==> flow/design.v <==
module gcd (
    input  logic        clk_i,
    input  logic        rst_i,
    input  logic        start_i,
    input  logic [31:0] a_i,
    input  logic [31:0] b_i,
    output logic        busy_o,
    output logic        valid_o,
    output logic [31:0] result_o
);
    logic [31:0] a, a_nxt;
    logic [31:0] b, b_nxt;
    logic [5:0]  k, k_nxt;           
    logic [31:0] result, result_nxt;
    typedef enum logic [3:0] {
        IDLE       = 4'b0000,
        LOAD       = 4'b0001,
        CHK_ZERO   = 4'b0010,
        FACTOR2    = 4'b0011,
        STRIP_A    = 4'b0100,
        STRIP_B    = 4'b0101,
        CMP        = 4'b0110,
        SUB        = 4'b0111,
        DONE       = 4'b1000
    } state_t;
    state_t state, state_nxt;
    logic a_is_zero, b_is_zero;
    logic both_even, a_even, b_even;
    logic a_gt_b;
    logic b_will_be_zero;           
    assign a_is_zero = (a == 0);
    assign b_is_zero = (b == 0);
    assign both_even = (a[0] == 0) && (b[0] == 0);
    assign a_even    = (a[0] == 0);
    assign b_even    = (b[0] == 0);
    assign a_gt_b    = (a > b);
    logic load_inputs, inc_k, shift_a, shift_b, swap, set_res;
    always_comb begin
        state_nxt   = state;
        load_inputs = 1'b0;
        inc_k       = 1'b0;
        shift_a     = 1'b0;
        shift_b     = 1'b0;
        swap        = 1'b0;
        set_res     = 1'b0;
        a_nxt      = a;
        b_nxt      = b;
        k_nxt      = k;
        result_nxt = result;
        b_will_be_zero = 1'b0;
        case (state)
            IDLE: begin
                if (start_i) begin
                    load_inputs = 1'b1;           
                    state_nxt   = LOAD;
                end
            end
            LOAD: begin
                a_nxt = a_i;                      
                b_nxt = b_i;
                k_nxt = 6'd0;                     
                state_nxt = CHK_ZERO;
            end
            CHK_ZERO: begin
                if (a_is_zero && b_is_zero) begin
                    set_res     = 1'b1;
                    result_nxt  = 32'd0;
                    state_nxt   = DONE;
                end else if (a_is_zero) begin
                    set_res     = 1'b1;
                    result_nxt  = b;
                    state_nxt   = DONE;
                end else if (b_is_zero) begin
                    set_res     = 1'b1;
                    result_nxt  = a;
                    state_nxt   = DONE;
                end else begin
                    state_nxt = FACTOR2;
                end
            end
            FACTOR2: begin
                if (both_even) begin
                    shift_a = 1'b1;
                    shift_b = 1'b1;
                    inc_k   = 1'b1;
                    a_nxt = a >> 1;
                    b_nxt = b >> 1;
                    k_nxt = k + 1'b1;
                    state_nxt = FACTOR2;           
                end else begin
                    state_nxt = STRIP_A;
                end
            end
            STRIP_A: begin
                if (a_even) begin
                    shift_a = 1'b1;
                    a_nxt   = a >> 1;
                    state_nxt = STRIP_A;
                end else begin
                    state_nxt = STRIP_B;
                end
            end
            STRIP_B: begin
                if (b_even) begin
                    shift_b = 1'b1;
                    b_nxt   = b >> 1;
                    state_nxt = STRIP_B;
                end else begin
                    state_nxt = CMP;
                end
            end
            CMP: begin
                if (a_gt_b) begin
                    swap  = 1'b1;
                    a_nxt = b;
                    b_nxt = a;
                end
                state_nxt = SUB;
            end
            SUB: begin
                b_nxt = b - a;                      
                b_will_be_zero = (b_nxt == 0);
                if (b_will_be_zero) begin
                    set_res     = 1'b1;
                    result_nxt  = a << k;         
                    state_nxt   = DONE;
                end else begin
                    state_nxt = STRIP_B;
                end
            end
            DONE: begin
                state_nxt = IDLE;                  
            end
            default: state_nxt = IDLE;            
        endcase
    end
    always_ff @(posedge clk_i or posedge rst_i) begin
        if (rst_i) begin
            a      <= 32'd0;
            b      <= 32'd0;
            k      <= 6'd0;
            result <= 32'd0;
        end else begin
            a      <= a_nxt;
            b      <= b_nxt;
            k      <= k_nxt;
            result <= result_nxt;
        end
    end
    always_ff @(posedge clk_i or posedge rst_i) begin
        if (rst_i)
            state <= IDLE;
        else
            state <= state_nxt;
    end
    always_ff @(posedge clk_i or posedge rst_i) begin
        if (rst_i) begin
            busy_o   <= 1'b0;
            valid_o  <= 1'b0;
            result_o <= 32'd0;
        end else begin
            busy_o   <= (state != IDLE) && (state != DONE);
            valid_o  <= set_res;                
            result_o <= result_nxt;
        end
    end
endmodule
# From RTL to reports: gcd
# Tool output for the design above before and after an edit, in the order of the flow.
# Lines under "before" count in the file above, lines under "after" in the edited file.
# "diff" is "after" less "before", of the values as shown; "change_rel_pct" is that difference over "before", in percent.
# Cell names lack the library's common part.
# A cell with -- has no value.
[setup] top_module="gcd" clock_port="clk_i" cell_library="sky130hd" corner="tt_025C_1v80"

# The edit
# Unified diff, file above to edited file.
# This change comes from a script, not from a designer. The edited design behaves differently; no optimisation was intended.
# begin of diff
@@ -61,21 +61,4 @@
                 k_nxt = 6'd0;                     
                 state_nxt = CHK_ZERO;
-            end
-            CHK_ZERO: begin
-                if (a_is_zero && b_is_zero) begin
-                    set_res     = 1'b1;
-                    result_nxt  = 32'd0;
-                    state_nxt   = DONE;
-                end else if (a_is_zero) begin
-                    set_res     = 1'b1;
-                    result_nxt  = b;
-                    state_nxt   = DONE;
-                end else if (b_is_zero) begin
-                    set_res     = 1'b1;
-                    result_nxt  = a;
-                    state_nxt   = DONE;
-                end else begin
-                    state_nxt = FACTOR2;
-                end
             end
             FACTOR2: begin
# end of diff

# After elaboration
# Counts by Yosys on the flattened word-level netlist (proc, flatten, opt, wreduce; memories kept). Register bits leave out memories and registers merged into their read ports (data or address). Print and check cells are left out. Cells with the same type and inputs are merged into one.
[word_totals] item="output_inout_bits" before=34 after=34 diff=0 change_rel_pct=0.00
[word_totals] item="elab_cells" before=77 after=59 diff=-18 change_rel_pct=-23.38
[word_totals] item="in_bits" before=67 after=67 diff=0 change_rel_pct=0.00
[word_totals] item="register_bits" before=108 after=108 diff=0 change_rel_pct=0.00
[classes] item="muxes" before=29 after=18 diff=-11 change_rel_pct=-37.93
[classes] item="cmp" before=1 after=1 diff=0 change_rel_pct=0.00
[classes] item="reduce_logical" before=18 after=14 diff=-4 change_rel_pct=-22.22
[classes] item="logic" before=2 after=2 diff=0 change_rel_pct=0.00
[classes] item="n_shift" before=1 after=1 diff=0 change_rel_pct=0.00
[classes] item="equal" before=15 after=12 diff=-3 change_rel_pct=-20.00
[classes] item="n_addsub" before=2 after=2 diff=0 change_rel_pct=0.00
[ops] cell="32-bit two-way mux" before=10 after=6 diff=-4 change_rel_pct=-40.00
[ops] cell="4-bit two-way mux" before=5 after=2 diff=-3 change_rel_pct=-60.00
[ops] cell="1-bit two-way mux" before=5 after=3 diff=-2 change_rel_pct=-40.00
[ops] cell="32-bit zero test" before=3 after=1 diff=-2 change_rel_pct=-66.67
[ops] cell="2-bit inequality test with constant B" before=6 after=5 diff=-1 change_rel_pct=-16.67
[ops] cell="1-bit logical AND" before=3 after=2 diff=-1 change_rel_pct=-33.33
[ops] cell="3-bit AND reduction" before=3 after=2 diff=-1 change_rel_pct=-33.33
[ops] cell="4-bit by 2-bit == test with 1-bit output with constant B" before=2 after=1 diff=-1 change_rel_pct=-50.00
[ops] cell="4-bit inequality test with constant B" before=2 after=1 diff=-1 change_rel_pct=-50.00
[ops] cell="2-bit nonzero test" before=2 after=1 diff=-1 change_rel_pct=-50.00
[ops] cell="1-bit parallel mux with 2-bit select" before=1 after=0 diff=-1 change_rel_pct=-100.00
[ops] cell="32-bit parallel mux with 2-bit select" before=1 after=0 diff=-1 change_rel_pct=-100.00
[ops] cell="4-bit parallel mux with 8-bit select" before=1 after=0 diff=-1 change_rel_pct=-100.00
[ops] cell="2-bit AND reduction" before=1 after=2 diff=1 change_rel_pct=100.00
[ops] cell="4-bit parallel mux with 7-bit select" before=0 after=1 diff=1
[ops] cell="4-bit by 3-bit == test with 1-bit output with constant B" before=4 after=4 diff=0 change_rel_pct=0.00
[ops] cell="1-bit inverter" before=2 after=2 diff=0 change_rel_pct=0.00
[ops] cell="4-bit AND reduction" before=2 after=2 diff=0 change_rel_pct=0.00
[ops] cell="4-bit nonzero test" before=2 after=2 diff=0 change_rel_pct=0.00
[ops] cell="6-bit by 1-bit adder with 6-bit output with constant B" before=1 after=1 diff=0 change_rel_pct=0.00
[ops] cell="4-bit by 1-bit == test with 1-bit output with constant B" before=1 after=1 diff=0 change_rel_pct=0.00
[ops] cell="32-bit greater-than comparator" before=1 after=1 diff=0 change_rel_pct=0.00
[ops] cell="4-bit zero test" before=1 after=1 diff=0 change_rel_pct=0.00
[ops] cell="2-bit two-way mux" before=1 after=1 diff=0 change_rel_pct=0.00
[ops] cell="3-bit two-way mux" before=1 after=1 diff=0 change_rel_pct=0.00
[ops] cell="6-bit two-way mux" before=1 after=1 diff=0 change_rel_pct=0.00
[ops] cell="32-bit parallel mux with 4-bit select" before=1 after=1 diff=0 change_rel_pct=0.00
[ops] cell="32-bit parallel mux with 5-bit select" before=1 after=1 diff=0 change_rel_pct=0.00
# Not every row of either side is listed.

# Depth
# Yosys ltp: most cells in a row. Word level: on the elaborated netlist, between registers, memories and ports. Mapped: between sequential cells and ports; inverters and the memories' decode and read muxes count.
[depth] item="ltp_word" before=5 after=4 diff=-1 change_rel_pct=-20.00
[depth] item="abc_area" before="0" after="0"
[depth] item="ltp_mapped" before=17 after=15 diff=-2 change_rel_pct=-11.76
[depth] item="mapped_depth_nobuf" before=15 after=13 diff=-2 change_rel_pct=-13.33

# Mapped cells and area
# The flow's flattened synthesis, as Yosys stat reports it; memories are mapped. The netlist is that of the ABC_AREA named above (0 if unset); the other value can give another one.
[types] cell="a21oi_1" before=105 after=67 diff=-38 change_rel_pct=-36.19
[types] cell="a222oi_1" before=4 after=42 diff=38 change_rel_pct=950.00
[types] cell="a22oi_1" before=33 after=3 diff=-30 change_rel_pct=-90.91
[types] cell="a31oi_1" before=33 after=4 diff=-29 change_rel_pct=-87.88
[types] cell="mux2_4" before=27 after=0 diff=-27 change_rel_pct=-100.00
[types] cell="mux2_1" before=0 after=23 diff=23
[types] cell="clkbuf_1" before=89 after=70 diff=-19 change_rel_pct=-21.35
[types] cell="nor2_1" before=90 after=76 diff=-14 change_rel_pct=-15.56
[types] cell="a21o_1" before=7 after=17 diff=10 change_rel_pct=142.86
[types] cell="nor4_1" before=18 after=9 diff=-9 change_rel_pct=-50.00
[types] cell="a221o_1" before=10 after=2 diff=-8 change_rel_pct=-80.00
[types] cell="o22ai_1" before=10 after=2 diff=-8 change_rel_pct=-80.00
[types] cell="a211oi_1" before=8 after=16 diff=8 change_rel_pct=100.00
[types] cell="inv_1" before=47 after=54 diff=7 change_rel_pct=14.89
[types] cell="mux2i_1" before=27 after=34 diff=7 change_rel_pct=25.93
[types] cell="nand4_1" before=14 after=8 diff=-6 change_rel_pct=-42.86
[types] cell="o31ai_1" before=10 after=5 diff=-5 change_rel_pct=-50.00
[types] cell="o221ai_1" before=5 after=0 diff=-5 change_rel_pct=-100.00
# Not every row of either side is listed.
[mapped] item="seq_area_um2" before=2702.6 after=2702.6 diff=0.0 change_rel_pct=0.00
[mapped] item="ff_cells" before=108 after=108 diff=0 change_rel_pct=0.00
[mapped] item="mapped_area_um2" before=9555.4 after=9285.2 diff=-270.2 change_rel_pct=-2.83
[mapped] item="cell_count" before=1181 after=1110 diff=-71 change_rel_pct=-6.01
[mapped] item="buf_cells" before=111 after=86 diff=-25 change_rel_pct=-22.52

# Timing after synthesis
# OpenSTA on the mapped netlist: ideal clock, no wires. The path of least setup slack (recovery checks aside). Input and output delay are each 20% of the period. Register names are those of the netlist, which keeps one name where synthesis merged equal registers.
[synth_path] item="path_kind" before="register to register" after="register to register"
[synth_path] item="startpoint" before="register a[8]" after="register b[0]"
[synth_path] item="endpoint" before="register result[10]" after="register result_o[4]"
[synth_path] item="delay_ns" before=4.174 after=4.060 diff=-0.114 change_rel_pct=-2.73
[synth_path] item="setup_ns" before=0.125 after=0.128 diff=0.003
[synth_path] item="n_path_buf" before=4 after=1 diff=-3 change_rel_pct=-75.00
[synth_path] item="required_ns" before=5.875 after=5.872 diff=-0.003 change_rel_pct=-0.05
[synth_path] item="slack_ns" before=1.826 after=1.940 diff=0.114
[synth_path] item="period_ns" before=6.0 after=6.0 diff=0.0 change_rel_pct=0.00
[synth_path] item="arrival_time_ns" before=4.049 after=3.932 diff=-0.117 change_rel_pct=-2.89
[synth_path] item="t_first_pin_ns" before=0.000 after=0.000 diff=0.000
[synth_path] item="driving_pins" before=18 after=15 diff=-3 change_rel_pct=-16.67
[synth_path] item="synth_period_reached_ns" before=4.174 after=4.06 diff=-0.114 change_rel_pct=-2.73
# "delay_ns" = arrival - input delay + setup time.
# "driving_pins": output pins that drive a net of the path, with the launching flip-flop's if there is one; two outputs of one cell count as two.
# "synth_period_reached_ns" = period - worst setup slack (recovery checks aside). The figure is calculated, with input and output delays left at 20% of the set period.
# Between the ends stands the longest chain of elaborated cells between them, by number of cells; it is not shown to be the way that was timed. Of several equally long chains one is given.
# A line is the first line of the expression or statement that the cell stems from. Yosys adds cells for indexed reads and writes and turns some case tables into memories.
[synth_between_before] cell_sequence="dfrtp_1 clkbuf_1 inv_1 ha_1 buf_4 and4_1 nand3_1 a311o_1 a32oi_1 xor2_1 or4_1 nor4b_1 nand4_1 or4_4 o32a_2 buf_6 buf_12 mux2_4" elab_chain_cells=4 cells_between=12 lines_between=8 classes_between="1 x add/sub; 2 x eq/ne; 1 x shift; 4 x mux; 4 x reduce/logical"
[synth_rtl_before] item="start, declared" line=11 text="logic [31:0] a, a_nxt;"
[synth_rtl_before] item="start, assigned" line=139 text="a      <= 32'd0;"
[synth_rtl_before] item="start, assigned" line=144 text="a      <= a_nxt;"
[synth_rtl_before] item="32-bit subtractor" line=121 text="b_nxt = b - a;"
[synth_rtl_before] item="32-bit zero test" line=122 text="b_will_be_zero = (b_nxt == 0);"
[synth_rtl_before] item="32-bit two-way mux" line=123 text="if (b_will_be_zero) begin"
[synth_rtl_before] item="32-bit parallel mux with 2-bit select" line=51 text="case (state)"
[synth_rtl_before] item="end, assigned" line=142 text="result <= 32'd0;"
[synth_rtl_before] item="end, assigned" line=147 text="result <= result_nxt;"
[synth_rtl_before] item="end, declared" line=14 text="logic [31:0] result, result_nxt;"
[synth_between_after] cell_sequence="dfrtp_1 inv_1 ha_1 inv_1 fa_1 a211oi_1 o21bai_1 a21oi_1 xnor2_1 a311o_1 or4_1 or4_4 nor4_4 buf_6 mux2_1" elab_chain_cells=3 cells_between=3 lines_between=2 classes_between="1 x add/sub; 2 x reduce/logical"
[synth_rtl_after] item="start, declared" line=12 text="logic [31:0] b, b_nxt;"
[synth_rtl_after] item="start, assigned" line=123 text="b      <= 32'd0;"
[synth_rtl_after] item="start, assigned" line=128 text="b      <= b_nxt;"
[synth_rtl_after] item="32-bit subtractor" line=104 text="b_nxt = b - a;"
[synth_rtl_after] item="32-bit zero test" line=105 text="b_will_be_zero = (b_nxt == 0);"
[synth_rtl_after] item="2-bit AND reduction"
[synth_rtl_after] item="end, declared" line=9 text="output logic [31:0] result_o"

# Worst path after layout
# From the final timing report of each run of pair A: the path of least setup slack in the routed layout; clock arrival at registers is part of the times.
[layout_path] item="path_kind" before="register to register" after="register to register"
[layout_path] item="startpoint" before="register b[0]" after="register a[4]"
[layout_path] item="endpoint" before="register result[27]" after="register result_o[31]"
[layout_path] item="slack_ns" before=1.09 after=1.15 diff=0.06
[layout_path] item="required_ns" before=6.25 after=6.25 diff=0.00 change_rel_pct=0.00
[layout_path] item="n_path_buf" before=0 after=1 diff=1
[layout_path] item="arrival_time_ns" before=5.17 after=5.11 diff=-0.06 change_rel_pct=-1.16
[layout_path] item="setup_ns" before=0.11 after=0.11 diff=0.00
[layout_path] item="t_first_pin_ns" before=0.36 after=0.36 diff=0.00 change_rel_pct=0.00
[layout_path] item="driving_pins" before=16 after=13 diff=-3 change_rel_pct=-18.75
[layout_path] item="period_ns" before=6.0 after=6.0 diff=0.0 change_rel_pct=0.00
# Between the ends stands the longest chain of elaborated cells between them, by number of cells; it is not shown to be the way that was timed. Of several equally long chains one is given.
[layout_between_before] cell_sequence="dfrtp_1 inv_1 ha_1 inv_1 fa_1 a211oi_1 o21ai_1 a21oi_1 xor2_1 o21ai_0 or4_1 nor4b_1 nand4_1 or4_4 o32a_2 mux2_4" elab_chain_cells=5 cells_between=12 lines_between=8 classes_between="1 x add/sub; 2 x eq/ne; 5 x mux; 4 x reduce/logical"
[layout_rtl_before] item="start, declared" line=12 text="logic [31:0] b, b_nxt;"
[layout_rtl_before] item="start, assigned" line=140 text="b      <= 32'd0;"
[layout_rtl_before] item="start, assigned" line=145 text="b      <= b_nxt;"
[layout_rtl_before] item="32-bit zero test" line=32 text="assign b_is_zero = (b == 0);"
[layout_rtl_before] item="32-bit two-way mux" line=73 text="end else if (b_is_zero) begin"
[layout_rtl_before] item="32-bit two-way mux" line=69 text="end else if (a_is_zero) begin"
[layout_rtl_before] item="32-bit two-way mux" line=65 text="if (a_is_zero && b_is_zero) begin"
[layout_rtl_before] item="32-bit parallel mux with 2-bit select" line=51 text="case (state)"
[layout_rtl_before] item="end, assigned" line=142 text="result <= 32'd0;"
[layout_rtl_before] item="end, assigned" line=147 text="result <= result_nxt;"
[layout_rtl_before] item="end, declared" line=14 text="logic [31:0] result, result_nxt;"
[layout_between_after] cell_sequence="dfrtp_1 inv_1 ha_1 and2_4 a221oi_4 nand2_1 a2111oi_0 nor2_1 o311ai_0 nand4_1 nor4_4 buf_4 mux2_2" elab_chain_cells=3 cells_between=4 lines_between=3 classes_between="1 x add/sub; 1 x shift; 2 x reduce/logical"
[layout_rtl_after] item="start, declared" line=11 text="logic [31:0] a, a_nxt;"
[layout_rtl_after] item="start, assigned" line=122 text="a      <= 32'd0;"
[layout_rtl_after] item="start, assigned" line=127 text="a      <= a_nxt;"
[layout_rtl_after] item="32-bit subtractor" line=104 text="b_nxt = b - a;"
[layout_rtl_after] item="32-bit zero test" line=105 text="b_will_be_zero = (b_nxt == 0);"
[layout_rtl_after] item="2-bit AND reduction"
[layout_rtl_after] item="end, declared" line=9 text="output logic [31:0] result_o"

# Layout results
# Both versions went through the flow (Yosys, OpenROAD) with the same settings in each pair. Constraints: input delay and output delay 20% of the set period each, output load 0.01 pF.
[flow_settings_pair_A] CORE_UTILIZATION=40 PLACE_DENSITY=0.6 period_ns=6.0 CAP_MARGIN=20 CORE_MARGIN=2 SLEW_MARGIN=20
[measured_pair_A] item="cell_area_final_um2" before=10921.7 after=10722.8 diff=-198.9 change_rel_pct=-1.82
[measured_pair_A] item="post_synth_area_um2" before=9555.4 after=9285.2 diff=-270.2 change_rel_pct=-2.83
[measured_pair_A] item="final_die_area_um2" before=25141.3 after=24446.9 diff=-694.4 change_rel_pct=-2.76
[measured_pair_A] item="final_setup_tns_ns" before=0.000 after=0.000 diff=0.000
[measured_pair_A] item="utilization_pct" before=46.5 after=47.2 diff=0.7
[measured_pair_A] item="worst_setup_slack_ns" before=1.088 after=1.146 diff=0.058
[measured_pair_A] item="timing.achieved_period_ns" before=4.912 after=4.854 diff=-0.058 change_rel_pct=-1.18
[measured_pair_A] item="power.total_mw" before=7.394 after=6.626 diff=-0.768 change_rel_pct=-10.39
[measured_pair_A] item="worst_hold_slack_ns" before=0.511 after=0.486 diff=-0.025
[flow_settings_pair_B] ABC_AREA=1 CELL_PAD_IN_SITES_DETAIL_PLACEMENT=2 CELL_PAD_IN_SITES_GLOBAL_PLACEMENT=3 CORE_MARGIN=8 CORE_UTILIZATION=32 CTS_CLUSTER_SIZE=76 MIN_ROUTING_LAYER="met1" PLACE_DENSITY_LB_ADDON=0.01 TNS_END_PERCENT=55 period_ns=8.45 CAP_MARGIN=20 SLEW_MARGIN=20
[measured_pair_B] item="cell_area_final_um2" before=11960.2 after=11352.1 diff=-608.1 change_rel_pct=-5.08
[measured_pair_B] item="post_synth_area_um2" before=10318.6 after=9781.9 diff=-536.7 change_rel_pct=-5.20
[measured_pair_B] item="final_die_area_um2" before=38247.6 after=36419.9 diff=-1827.7 change_rel_pct=-4.78
[measured_pair_B] item="final_setup_tns_ns" before=0.000 after=0.000 diff=0.000
[measured_pair_B] item="utilization_pct" before=37.8 after=37.4 diff=-0.4
[measured_pair_B] item="worst_setup_slack_ns" before=4.374 after=4.315 diff=-0.059
[measured_pair_B] item="timing.achieved_period_ns" before=4.076 after=4.135 diff=0.059 change_rel_pct=1.45
[measured_pair_B] item="power.total_mw" before=5.833 after=5.361 diff=-0.472 change_rel_pct=-8.09
[measured_pair_B] item="worst_hold_slack_ns" before=0.510 after=0.480 diff=-0.030
# "timing.achieved_period_ns" = clock period - worst setup slack. The figure is calculated, with input and output delays left at 20% of the set period.
# "power.total_mw" is the tool's figure for a default switching activity; nothing was simulated.
